==> flow/design.v <==
module AudioADC
(
input rst,  
input AUD_BCLK,  
input AUD_ADCLRCK,  
input AUD_ADCDAT,  
output reg done,
output reg [31:0]digital_signal_out
);
parameter START = 3'd0, RECIEVE = 3'd1, DONE = 3'd2, ERROR = 3'd3;
reg [2:0]S, NS;
reg [4:0]bits_left;
reg [31:0]temp_data;
always @(posedge AUD_BCLK or negedge rst)
begin
	if(rst == 1'b0)
		S <= START;
	else
		S <= NS;
end
always @ (posedge AUD_BCLK or negedge rst)
begin
	if(rst == 0)
	begin
		done <= 1'b0;
		bits_left <= 5'd31;
		digital_signal_out <= 31'd0;
	end
	else		
		case(S)
			START: 
			begin
				done <= 1'b0;
				bits_left <= 5'd31;
			end
			RECIEVE:
			begin
				bits_left <= bits_left - 5'd1;
				temp_data[bits_left] <= AUD_ADCDAT;
			end	
			DONE:
			begin
				done <= 1'b1;
				bits_left <= 5'd31;			
				digital_signal_out <= temp_data;
			end	
		endcase
end
always @ (*)
begin
	case (S)
		START:
		begin
			if(AUD_ADCLRCK == 1'd1)
				NS = RECIEVE;
			else
				NS = START;
		end
		RECIEVE:
		begin
			if(bits_left == 5'd0)
				NS = DONE;
			else
				NS = RECIEVE;
		end
		DONE: NS = START;
		ERROR: NS = ERROR;
		default: NS = ERROR;
	endcase
end
endmodule
module AudioDAC
(
input rst,
input AUD_BCLK,  
input AUD_DACLRCK,  
input [31:0]digital_signal_in,
output reg done,
output reg AUD_DACDAT  
);
parameter START = 3'd0, SEND = 3'd1, DONE = 3'd2, ERROR = 3'd3;
reg [2:0]S, NS;
reg [4:0]bits_left;
reg [31:0]temp_data;
always @(posedge AUD_BCLK or negedge rst)
begin
	if(rst == 1'b0)
		S <= START;
	else
		S <= NS;
end
always @ (posedge AUD_BCLK or negedge rst)
begin
	if(rst == 0)
		begin
			done <= 1'b0;
			bits_left <= 5'd31;
			temp_data <= 32'd0;
		end
	else
		case(S)
			START:
			begin
				done <= 1'b0;
				bits_left <= 5'd31;
				temp_data <= digital_signal_in;
			end
			SEND: bits_left <= bits_left - 5'd1;
			DONE:
			begin
				done <= 1'b1;				
				bits_left <= 5'd31;
			end
		endcase
end
always @ (*)
begin
	AUD_DACDAT = temp_data[bits_left];
	case (S)
		START:
		begin
			if(AUD_DACLRCK == 1)
				NS = SEND;
			else
				NS = START;	
		end
		SEND:
		begin
			if(bits_left == 5'd0)
				NS = DONE;
			else
				NS = SEND;
		end
		DONE: NS = START;
		ERROR: NS = ERROR;
		default: NS = ERROR;
	endcase
end
endmodule
module LowPassFilter
(
input rst,
input AUDIO_CLK, 
input AUD_DACLRCK, 
input [31:0]currentADCData,
output reg [31:0]lowPassFilterOutput
);
reg [31:0]lastAudioIn;
reg [31:0]lastOutput;
wire signed [31:0]leftAudio = {{16{currentADCData[31]}}, currentADCData[31:16]};
wire signed [31:0]leftLastOutput = {{16{lastOutput[31]}}, lastOutput[31:16]};
reg signed [31:0]leftResult;
wire signed [31:0]rightAudio = { {16{currentADCData[15]}}, currentADCData[15:0]};
wire signed [31:0]rightLastOutput = {{16{lastOutput[15]}}, lastOutput[15:0]};
reg signed [31:0]rightResult;
always @ (*)
begin
	leftResult = (($signed(32'd16) * $signed(leftAudio)) / $signed(32'd141)) + (($signed(32'd125) * $signed(leftLastOutput)) / $signed(32'd141));
	rightResult = (($signed(32'd16) * $signed(rightAudio)) / $signed(32'd141)) + (($signed(32'd125) * $signed(rightLastOutput)) / $signed(32'd141));
	lowPassFilterOutput[31:16] = leftResult[15:0];
	lowPassFilterOutput[15:0] =  rightResult[15:0];
end
always @ (posedge AUDIO_CLK or negedge rst)
begin	
	if(rst == 0)
		lastOutput <= 32'd0;
	else 
		if(AUD_DACLRCK == 1'b1)
			lastOutput <= lowPassFilterOutput;
end
endmodule
module HighPassFilter
(
input rst,
input AUDIO_CLK, 
input AUD_DACLRCK,  
input [31:0]currentADCData,
output reg [31:0]highPassFilterOutput
);
reg [31:0]lastAudioIn;
reg [31:0]lastOutput;
wire signed [31:0]leftAudio = {{16{currentADCData[31]}}, currentADCData[31:16]};
wire signed [31:0]leftLastOutput = {{16{lastOutput[31]}}, lastOutput[31:16]};
wire signed [31:0]leftLastInput = { {16{lastAudioIn[31]}}, lastAudioIn[31:16]};
reg signed [31:0]leftResult;
wire signed [31:0]rightAudio = {{16{currentADCData[15]}}, currentADCData[15:0]};
wire signed [31:0]rightLastOutput = {{16{lastOutput[15]}}, lastOutput[15:0]};
wire signed [31:0]rightLastInput = {{16{lastAudioIn[15]}}, lastAudioIn[15:0]};
reg signed [31:0]rightResult;
always @ (*)
begin
	leftResult = (($signed(32'd16) * ($signed(leftLastOutput) + $signed(leftAudio) - $signed(leftLastInput))) / $signed(32'd141));
	rightResult = (($signed(32'd16) * ($signed(rightLastOutput) + $signed(rightAudio) - $signed(rightLastInput))) / $signed(32'd141));
	highPassFilterOutput[31:16] = leftResult[15:0];
	highPassFilterOutput[15:0] =  rightResult[15:0];
end
always @ (posedge AUDIO_CLK or negedge rst)
begin	
	if(rst == 0)
	begin
		lastOutput <= 32'd0;
		lastAudioIn <= 32'd0;
	end
	else 
		if(AUD_DACLRCK == 1'b1)
		begin
			lastOutput <= highPassFilterOutput;
			lastAudioIn <= currentADCData;
		end
end
endmodule
module EchoFilter
(
input rst,
input AUDIO_CLK, 
input AUD_DACLRCK, 
input [31:0]currentADCData,
output reg [31:0]echoFilterOutput
);
reg [31:0]lastAudioIn;
wire signed [31:0]leftAudio = {{16{currentADCData[31]}}, currentADCData[31:16]};
wire signed [31:0]leftLastInput = {{16{lastAudioIn[31]}}, lastAudioIn[31:16]};
reg signed [31:0]leftResult;
wire signed [31:0]rightAudio = {{16{currentADCData[15]}}, currentADCData[15:0]};
wire signed [31:0]rightLastInput = {{16{lastAudioIn[15]}}, lastAudioIn[15:0]};
reg signed [31:0]rightResult;
always @ (*)
begin
	leftResult = (($signed(32'd3) * $signed(leftLastInput)) / $signed(32'd4)) + $signed(leftAudio) ;
	rightResult = (($signed(32'd3) * $signed(rightLastInput)) / $signed(32'd4)) + $signed(rightAudio);
	echoFilterOutput[31:16] = leftResult[15:0];
	echoFilterOutput[15:0] =  rightResult[15:0];
end
always @ (posedge AUDIO_CLK or negedge rst)
begin	
	if(rst == 0)
		lastAudioIn <= 32'd0;
	else 
		if(AUD_DACLRCK == 1'b1)
			lastAudioIn <= currentADCData;
end
endmodule
module audio_core
(
	input AUD_BCLK,
	input rst,
	input [2:0]SW,
	input AUD_ADCLRCK,
	input AUD_ADCDAT,
	input AUD_DACLRCK,
	output AUD_DACDAT
);
wire DACDone;
wire ADCDone;
wire [31:0]currentADCData;
reg [31:0]currentDACData;
AudioDAC myDAC(
	rst,  
	AUD_BCLK,  
	AUD_DACLRCK,  
	currentDACData,  
	DACDone,  
	AUD_DACDAT  
);
AudioADC myADC(
	rst,  
	AUD_BCLK,  
	AUD_ADCLRCK,  
	AUD_ADCDAT,  
	ADCDone,  
	currentADCData  
);
wire [31:0]lowPassFilterOutput;
LowPassFilter lowpass(rst, AUD_BCLK, AUD_DACLRCK, currentADCData, lowPassFilterOutput);
wire [31:0]highPassFilterOutput;
HighPassFilter highpass(rst, AUD_BCLK, AUD_DACLRCK, currentADCData, highPassFilterOutput);
wire [31:0]echoFilterOutput;
EchoFilter echo(rst, AUD_BCLK, AUD_DACLRCK, currentADCData, echoFilterOutput);
always @(*)
begin
	case({SW[2], SW[1], SW[0]})
		3'b001: currentDACData = lowPassFilterOutput; 
		3'b010: currentDACData = highPassFilterOutput; 
		3'b100: currentDACData = echoFilterOutput; 
		default: currentDACData = currentADCData;
	endcase
end
endmodule
==> reports on audio_core <==
Reports on audio_core. Module audio_core before and after one edit of its RTL, step after step. "original" refers to lines of the RTL above, "edited" to lines of the edited file. "difference": "edited" minus "original" as printed here. Operators: Yosys type, input widths -> output width; for muxes data width and select width s. Cell names lack the library's common part. The mark n/a stands for no value.

Design top: audio_core. Clock: AUD_BCLK. Cell library: sky130hd. Library corner: tt_025C_1v80.

The edit. The edit as a unified diff against the file above. The edit is scripted: it alters the design's behaviour and was not made to optimise anything.

```diff
@@ -156,5 +156,5 @@
 always @ (*)
 begin
-	leftResult = (($signed(32'd16) * $signed(leftAudio)) / $signed(32'd141)) + (($signed(32'd125) * $signed(leftLastOutput)) / $signed(32'd141));
+	leftResult = (($signed(32'd16) * $signed(leftAudio)) / $signed(32'd141)) + (($signed(32'd125) + $signed(leftLastOutput)) / $signed(32'd141));
 	rightResult = (($signed(32'd16) * $signed(rightAudio)) / $signed(32'd141)) + (($signed(32'd125) * $signed(rightLastOutput)) / $signed(32'd141));
 	lowPassFilterOutput[31:16] = leftResult[15:0];
```

Elaborated design. Counts by Yosys on the flattened word-level netlist (proc, flatten, opt, wreduce; memories kept). Register bits leave out memories and registers merged into their read ports (data or address). Print and check cells are left out. Cells with the same type and inputs are merged into one.

Word-level totals: output and inout port bits (original 1, edited 1, difference 0); register bits (original 208, edited 208, difference 0); word-level cells (original 68, edited 68, difference 0); input bits (original 8, edited 8, difference 0).

Cells by class: reduce/logical cells (original 11, edited 11, difference 0); bitwise logic cells (original 5, edited 5, difference 0); mux-type cells (original 9, edited 9, difference 0); $mul (original 4, edited 3, difference -1); eq/ne operators (original 7, edited 7, difference 0); add/sub/neg operators (original 13, edited 14, difference +1); shift-type cells (original 3, edited 3, difference 0); div/mod/pow operators (original 6, edited 6, difference 0).

Operators by type and width: $mul 8x16->24 const A (original 2, edited 1, difference -1); $add 8x16->17 const A (original 0, edited 1, difference +1); $div 32x9->32 const B (original 6, edited 6, difference 0); $add 16x16->16 (original 4, edited 4, difference 0); $reduce_or 2->1 (original 4, edited 4, difference 0); $eq 3x1->1 const B (original 3, edited 3, difference 0); $eq 3x2->1 const B (original 3, edited 3, difference 0); $add 16x1->16 (original 2, edited 2, difference 0); $add 16x16->17 (original 2, edited 2, difference 0); $and 1x1->1 (original 2, edited 2, difference 0); $logic_not 3->1 (original 2, edited 2, difference 0); $logic_not 5->1 (original 2, edited 2, difference 0); $mul 3x16->19 const A (original 2, edited 2, difference 0); $mux 1 (original 2, edited 2, difference 0); $mux 2 (original 2, edited 2, difference 0); $pmux 3 s3 (original 2, edited 2, difference 0); $pmux 5 s2 (original 2, edited 2, difference 0); $reduce_bool 2->1 (original 2, edited 2, difference 0); $sub 17x16->18 (original 2, edited 2, difference 0); $sub 5x1->5 const B (original 2, edited 2, difference 0); $and 32x32->32 (original 1, edited 1, difference 0); $eq 3x3->1 const B (original 1, edited 1, difference 0); $neg 5->6 (original 1, edited 1, difference 0); $not 32->32 (original 1, edited 1, difference 0); $or 32x32->32 (original 1, edited 1, difference 0); $pmux 32 s3 (original 1, edited 1, difference 0); $reduce_and 2->1 (original 1, edited 1, difference 0); $shift 1x6->32 (original 1, edited 1, difference 0).

The list need not be complete.

Logic depth. Depth = most cells in a row (Yosys ltp): at word level without a register or memory, in the mapped netlist without a sequential cell, where the memories' decode and read muxes count.

Depth: depth after elaboration (original 6, edited 6, difference 0); ABC_AREA (original 0, edited 0); depth in mapped cells (original 105, edited 104, difference -1).

After synthesis. The flow's flattened synthesis, as Yosys stat reports it; memories are mapped. The netlist is that of the ABC_AREA named above (0 if unset); the other value can give another one.

Cell types: inv_1 (original 637, edited 510, difference -127); nand2_1 (original 697, edited 587, difference -110); nor2_1 (original 595, edited 504, difference -91); o21ai_0 (original 498, edited 420, difference -78); ha_1 (original 332, edited 271, difference -61); a21o_1 (original 145, edited 85, difference -60); fa_1 (original 156, edited 98, difference -58); nand3_1 (original 226, edited 173, difference -53); a21oi_1 (original 458, edited 411, difference -47); a211oi_1 (original 107, edited 71, difference -36); nor3_1 (original 218, edited 184, difference -34); o21a_1 (original 84, edited 50, difference -34); clkbuf_1 (original 206, edited 173, difference -33); a31o_2 (original 37, edited 10, difference -27); o22ai_1 (original 82, edited 57, difference -25); and3_1 (original 77, edited 52, difference -25); mux2i_1 (original 134, edited 110, difference -24); nand4_1 (original 90, edited 66, difference -24).

The list need not be complete.

Mapped netlist: cells in the netlist (original 7529, edited 6374, difference -1155); flip-flops (original 208, edited 208, difference 0); sequential area (µm²) (original 5380.2, edited 5380.2, difference 0.0); mapped area (µm²) (original 55061.6, edited 46948.8, difference -8112.8).

By module: a second synthesis without flattening, with its own total; a netlist apart from the flattened one above.

Second synthesis, totals: cell total of the unflattened synthesis (original 7526, edited 6646, difference -880); area total of the unflattened synthesis (µm²) (original 57884.3, edited 50693.6, difference -7190.7).

Rows give one instance, submodules left out.

Modules, original: LowPassFilter (cells 4227, instances 1, area 30626.9 µm², sequential area 800.8 µm²); HighPassFilter (cells 2304, instances 1, area 16766.1 µm², sequential area 1601.5 µm²); EchoFilter (cells 463, instances 1, area 4300.4 µm², sequential area 800.8 µm²); AudioADC (cells 252, instances 1, area 3350.7 µm², sequential area 1994.4 µm²); AudioDAC (cells 124, instances 1, area 1854.3 µm², sequential area 1033.5 µm²); audio_core (cells 156, instances 1, area 985.9 µm², sequential area 0.0 µm²).

Modules, edited: LowPassFilter (cells 3347, instances 1, area 23436.2 µm², sequential area 800.8 µm²); HighPassFilter (cells 2304, instances 1, area 16766.1 µm², sequential area 1601.5 µm²); EchoFilter (cells 463, instances 1, area 4300.4 µm², sequential area 800.8 µm²); AudioADC (cells 252, instances 1, area 3350.7 µm², sequential area 1994.4 µm²); AudioDAC (cells 124, instances 1, area 1854.3 µm², sequential area 1033.5 µm²); audio_core (cells 156, instances 1, area 985.9 µm², sequential area 0.0 µm²).

Path before layout. OpenSTA on the mapped netlist: ideal clock, no wires. The path of least setup slack (recovery checks aside). Input and output delay are each 20% of the period. Register names are those of the netlist, which keeps one name where synthesis merged equal registers.

Path post-synthesis: path type (original register to register, edited register to register); start (original register lowpass.lastOutput[23], edited register lowpass.lastOutput[4]); end (original register lowpass.lastOutput[31], edited register lowpass.lastOutput[15]); path buffers (original 5, edited 8, difference +3); library setup time (ns) (original 0.090, edited 0.142, difference +0.052); arrival (ns) (original 21.895, edited 21.541, difference -0.354); clock period (ns) (original 40.0, edited 40.0, difference 0.0); delay of the path (ns) (original 21.985, edited 21.683, difference -0.302); setup slack (ns) (original 18.015, edited 18.317, difference +0.302); required time (ns) (original 39.910, edited 39.858, difference -0.052); stages on the path (original 97, edited 99, difference +2); synthesis period reached (ns) (original 21.985, edited 21.683, difference -0.302).

"delay of the path" is the arrival time less input delay plus setup time. "stages on the path" counts driving pins, that of a launching flip-flop among them; a cell with two outputs on the path counts twice. "synthesis period reached" is the clock period less the worst setup slack; recovery checks do not enter. This is arithmetic on one report: input and output delays are still those of the set period (20% each). Between the ends stands the longest chain of elaborated cells between them, by number of cells; it is not shown to be the way that was timed. Of several equally long chains one is given. Each line given opens the expression or statement behind the cell; cells for indexed reads and writes are added by Yosys, which also makes memories of some case tables.

Between the ends, post-synthesis, original:
Cell sequence: dfrtp_1 inv_1 fa_1 fa_1 inv_1 fa_1 inv_1 fa_1 inv_1 ha_1 buf_6 a2111oi_4 a21boi_4 o211ai_1 nor4b_2 nand4_1 or3_1 buf_2 (+61 left out) a21oi_1 o21bai_1 a21oi_1 o21bai_1 a21oi_1 o21bai_1 a21oi_1 o21bai_1 a21oi_1 o21bai_1 a21oi_1 o21bai_1 a21oi_1 xnor2_1 xnor2_1 nor4_1 nand3_1 o221ai_1. Under length of the longest elaborated chain stands 3. For elaborated cells between the ends (all ways) the number is 3. Those cells by class: add/sub (1); mul (1); div (1).

RTL lines, path post-synthesis, original: start: declaration (line 149) `reg [31:0]lastOutput;`; start: assignment (line 166) `lastOutput <= 32'd0;`; start: assignment (line 169) `lastOutput <= lowPassFilterOutput;`; $mul 8x16->24 (line 158) `leftResult = (($signed(32'd16) * $signed(leftAudio)) / $signed(32'd141)) + (($signed(32'd125) * $signed(leftLa ...`; $div 32x9->32 (line 158); $add 16x16->16 (line 158); end: assignment (line 166); end: assignment (line 169); end: declaration (line 149).

Between the ends, post-synthesis, edited:
Cell sequence: dfrtp_1 inv_1 fa_1 fa_1 inv_1 fa_1 inv_1 fa_1 inv_1 ha_1 a21o_1 a221o_1 a41oi_4 a211oi_2 nor3_2 nor4_4 a32o_1 nor4b_2 (+63 left out) a21o_1 a21oi_1 o21bai_1 a21oi_1 o21bai_1 a21oi_1 o21bai_1 a21oi_1 o21bai_1 a21oi_1 o21bai_1 a21oi_1 o21bai_1 a21oi_1 xnor2_1 xnor2_1 xnor2_1 mux2i_1. Under length of the longest elaborated chain stands 3. For elaborated cells between the ends (all ways) the number is 3. Those cells by class: add/sub (1); mul (1); div (1).

RTL lines, path post-synthesis, edited: start: declaration (line 149) `reg [31:0]lastOutput;`; start: assignment (line 166) `lastOutput <= 32'd0;`; start: assignment (line 169) `lastOutput <= lowPassFilterOutput;`; $mul 8x16->24 (line 159) `rightResult = (($signed(32'd16) * $signed(rightAudio)) / $signed(32'd141)) + (($signed(32'd125) * $signed(righ ...`; $div 32x9->32 (line 159); $add 16x16->16 (line 159); end: assignment (line 166); end: assignment (line 169); end: declaration (line 149).

Timing after layout. From the final timing report of the runs of pair 1: the path of least setup slack in the routed layout; clock arrival at registers is part of the times.

Path after layout: path type (original register to register, edited register to register); start (original register lowpass.lastOutput[24], edited register lowpass.lastOutput[7]); end (original register myDAC.temp_data[31], edited register lowpass.lastOutput[15]); stages on the path (original 89, edited 91, difference +2); setup slack (ns) (original 13.00, edited 14.18, difference +1.18); required time (ns) (original 40.38, edited 40.40, difference +0.02); clock period (ns) (original 40.0, edited 40.0, difference 0.0); path buffers (original 0, edited 1, difference +1); library setup time (ns) (original 0.15, edited 0.15, difference 0.00); arrival (ns) (original 27.38, edited 26.23, difference -1.15).

Between the ends stands the longest chain of elaborated cells between them, by number of cells; it is not shown to be the way that was timed. Of several equally long chains one is given.

Between the ends, after layout, original:
Cell sequence: dfrtp_1 inv_1 fa_1 fa_1 inv_1 fa_1 inv_1 fa_1 inv_1 ha_1 a2111oi_4 o21ai_1 a21oi_1 xor2_1 nand4_1 nor4_2 nor3_1 a221oi_1 (+53 left out) xnor2_1 ha_1 a21oi_1 o21bai_1 a21oi_1 o21bai_1 a21oi_1 o21bai_1 a21oi_1 o21bai_1 a21oi_1 o21bai_1 a21oi_1 xnor2_1 xnor2_1 o32ai_1 o22ai_1 o221ai_1. Under length of the longest elaborated chain stands 4. For elaborated cells between the ends (all ways) the number is 4. Those cells by class: add/sub (1); mul (1); div (1); mux (1).

RTL lines, path after layout, original: start: declaration (line 149) `reg [31:0]lastOutput;`; start: assignment (line 166) `lastOutput <= 32'd0;`; start: assignment (line 169) `lastOutput <= lowPassFilterOutput;`; $mul 8x16->24 (line 158) `leftResult = (($signed(32'd16) * $signed(leftAudio)) / $signed(32'd141)) + (($signed(32'd125) * $signed(leftLa ...`; $div 32x9->32 (line 158); $add 16x16->16 (line 158); $pmux 32 s3 (line 281) `case({SW[2], SW[1], SW[0]})`; end: assignment (line 98) `temp_data <= 32'd0;`; end: assignment (line 106) `temp_data <= digital_signal_in;`; end: declaration (line 84) `reg [31:0]temp_data;`.

Between the ends, after layout, edited:
Cell sequence: dfrtp_1 inv_1 fa_1 fa_1 inv_1 fa_1 inv_1 fa_1 inv_1 ha_1 o21ai_1 a2111oi_1 and4_1 nor3_1 or3_1 buf_4 nor3_1 a211o_1 (+55 left out) a21o_1 a21oi_1 o21bai_1 a21oi_1 o21bai_1 a21oi_1 o21bai_1 a21oi_1 o21bai_1 a21oi_1 o21bai_1 a21oi_1 o21bai_1 a21oi_1 xnor2_1 xnor2_1 xnor2_1 mux2i_1. Under length of the longest elaborated chain stands 3. For elaborated cells between the ends (all ways) the number is 3. Those cells by class: add/sub (1); mul (1); div (1).

RTL lines, path after layout, edited: start: declaration (line 149) `reg [31:0]lastOutput;`; start: assignment (line 166) `lastOutput <= 32'd0;`; start: assignment (line 169) `lastOutput <= lowPassFilterOutput;`; $mul 8x16->24 (line 159) `rightResult = (($signed(32'd16) * $signed(rightAudio)) / $signed(32'd141)) + (($signed(32'd125) * $signed(righ ...`; $div 32x9->32 (line 159); $add 16x16->16 (line 159); end: assignment (line 166); end: assignment (line 169); end: declaration (line 149).

Layout results. Runs of the flow (Yosys, OpenROAD) on both versions; the two runs of a pair have the same settings. The constraints put input and output delay at 20% of the set period each and load the outputs with 0.01 pF.

Flow settings, pair 1:
The figure for period_ns is 40.0. CAP_MARGIN: 20. The figure for CORE_MARGIN is 2. For CORE_UTILIZATION the number is 40. For SLEW_MARGIN the number is 20.

Measured results, pair 1: chip area after synthesis (Yosys) (µm²) (original 55061.6, edited 46948.8, difference -8112.8); lowest setup slack (ns) (original 13.001, edited 14.175, difference +1.174); die outline area (µm²) (original 140636.0, edited 120128.0, difference -20508.0); reached clock period (ns) (original 26.999, edited 25.825, difference -1.174); total negative setup slack (ns) (original 0.000, edited 0.000, difference 0.000); post-layout utilization (%) (original 42.0, edited 42.2, difference +0.2); worst hold slack (ns) (original 0.474, edited 0.476, difference +0.002); std-cell area (final layout) (µm²) (original 57492.6, edited 49068.3, difference -8424.3).

Flow settings, pair 2:
ABC_AREA: 0. CAP_MARGIN: 25. For CORE_UTILIZATION the number is 58. The entry for GPL_ROUTABILITY_DRIVEN reads 0. The figure for GPL_TIMING_DRIVEN is 0. Under PLACE_DENSITY_LB_ADDON stands 0.3. The figure for period_ns is 48.0. The figure for CORE_MARGIN is 2. For SLEW_MARGIN the number is 20.

Measured results, pair 2: chip area after synthesis (Yosys) (µm²) (original 55061.6, edited 46948.8, difference -8112.8); lowest setup slack (ns) (original 22.015, edited 22.453, difference +0.438); die outline area (µm²) (original 97415.8, edited 83238.0, difference -14177.8); reached clock period (ns) (original 25.985, edited 25.547, difference -0.438); total negative setup slack (ns) (original 0.000, edited 0.000, difference 0.000); post-layout utilization (%) (original 60.9, edited 61.3, difference +0.4); worst hold slack (ns) (original 0.481, edited 0.475, difference -0.006); std-cell area (final layout) (µm²) (original 57616.5, edited 49175.9, difference -8440.6).

"reached clock period" means the clock period less the worst setup slack. The figure is calculated, with input and output delays left at 20% of the set period.
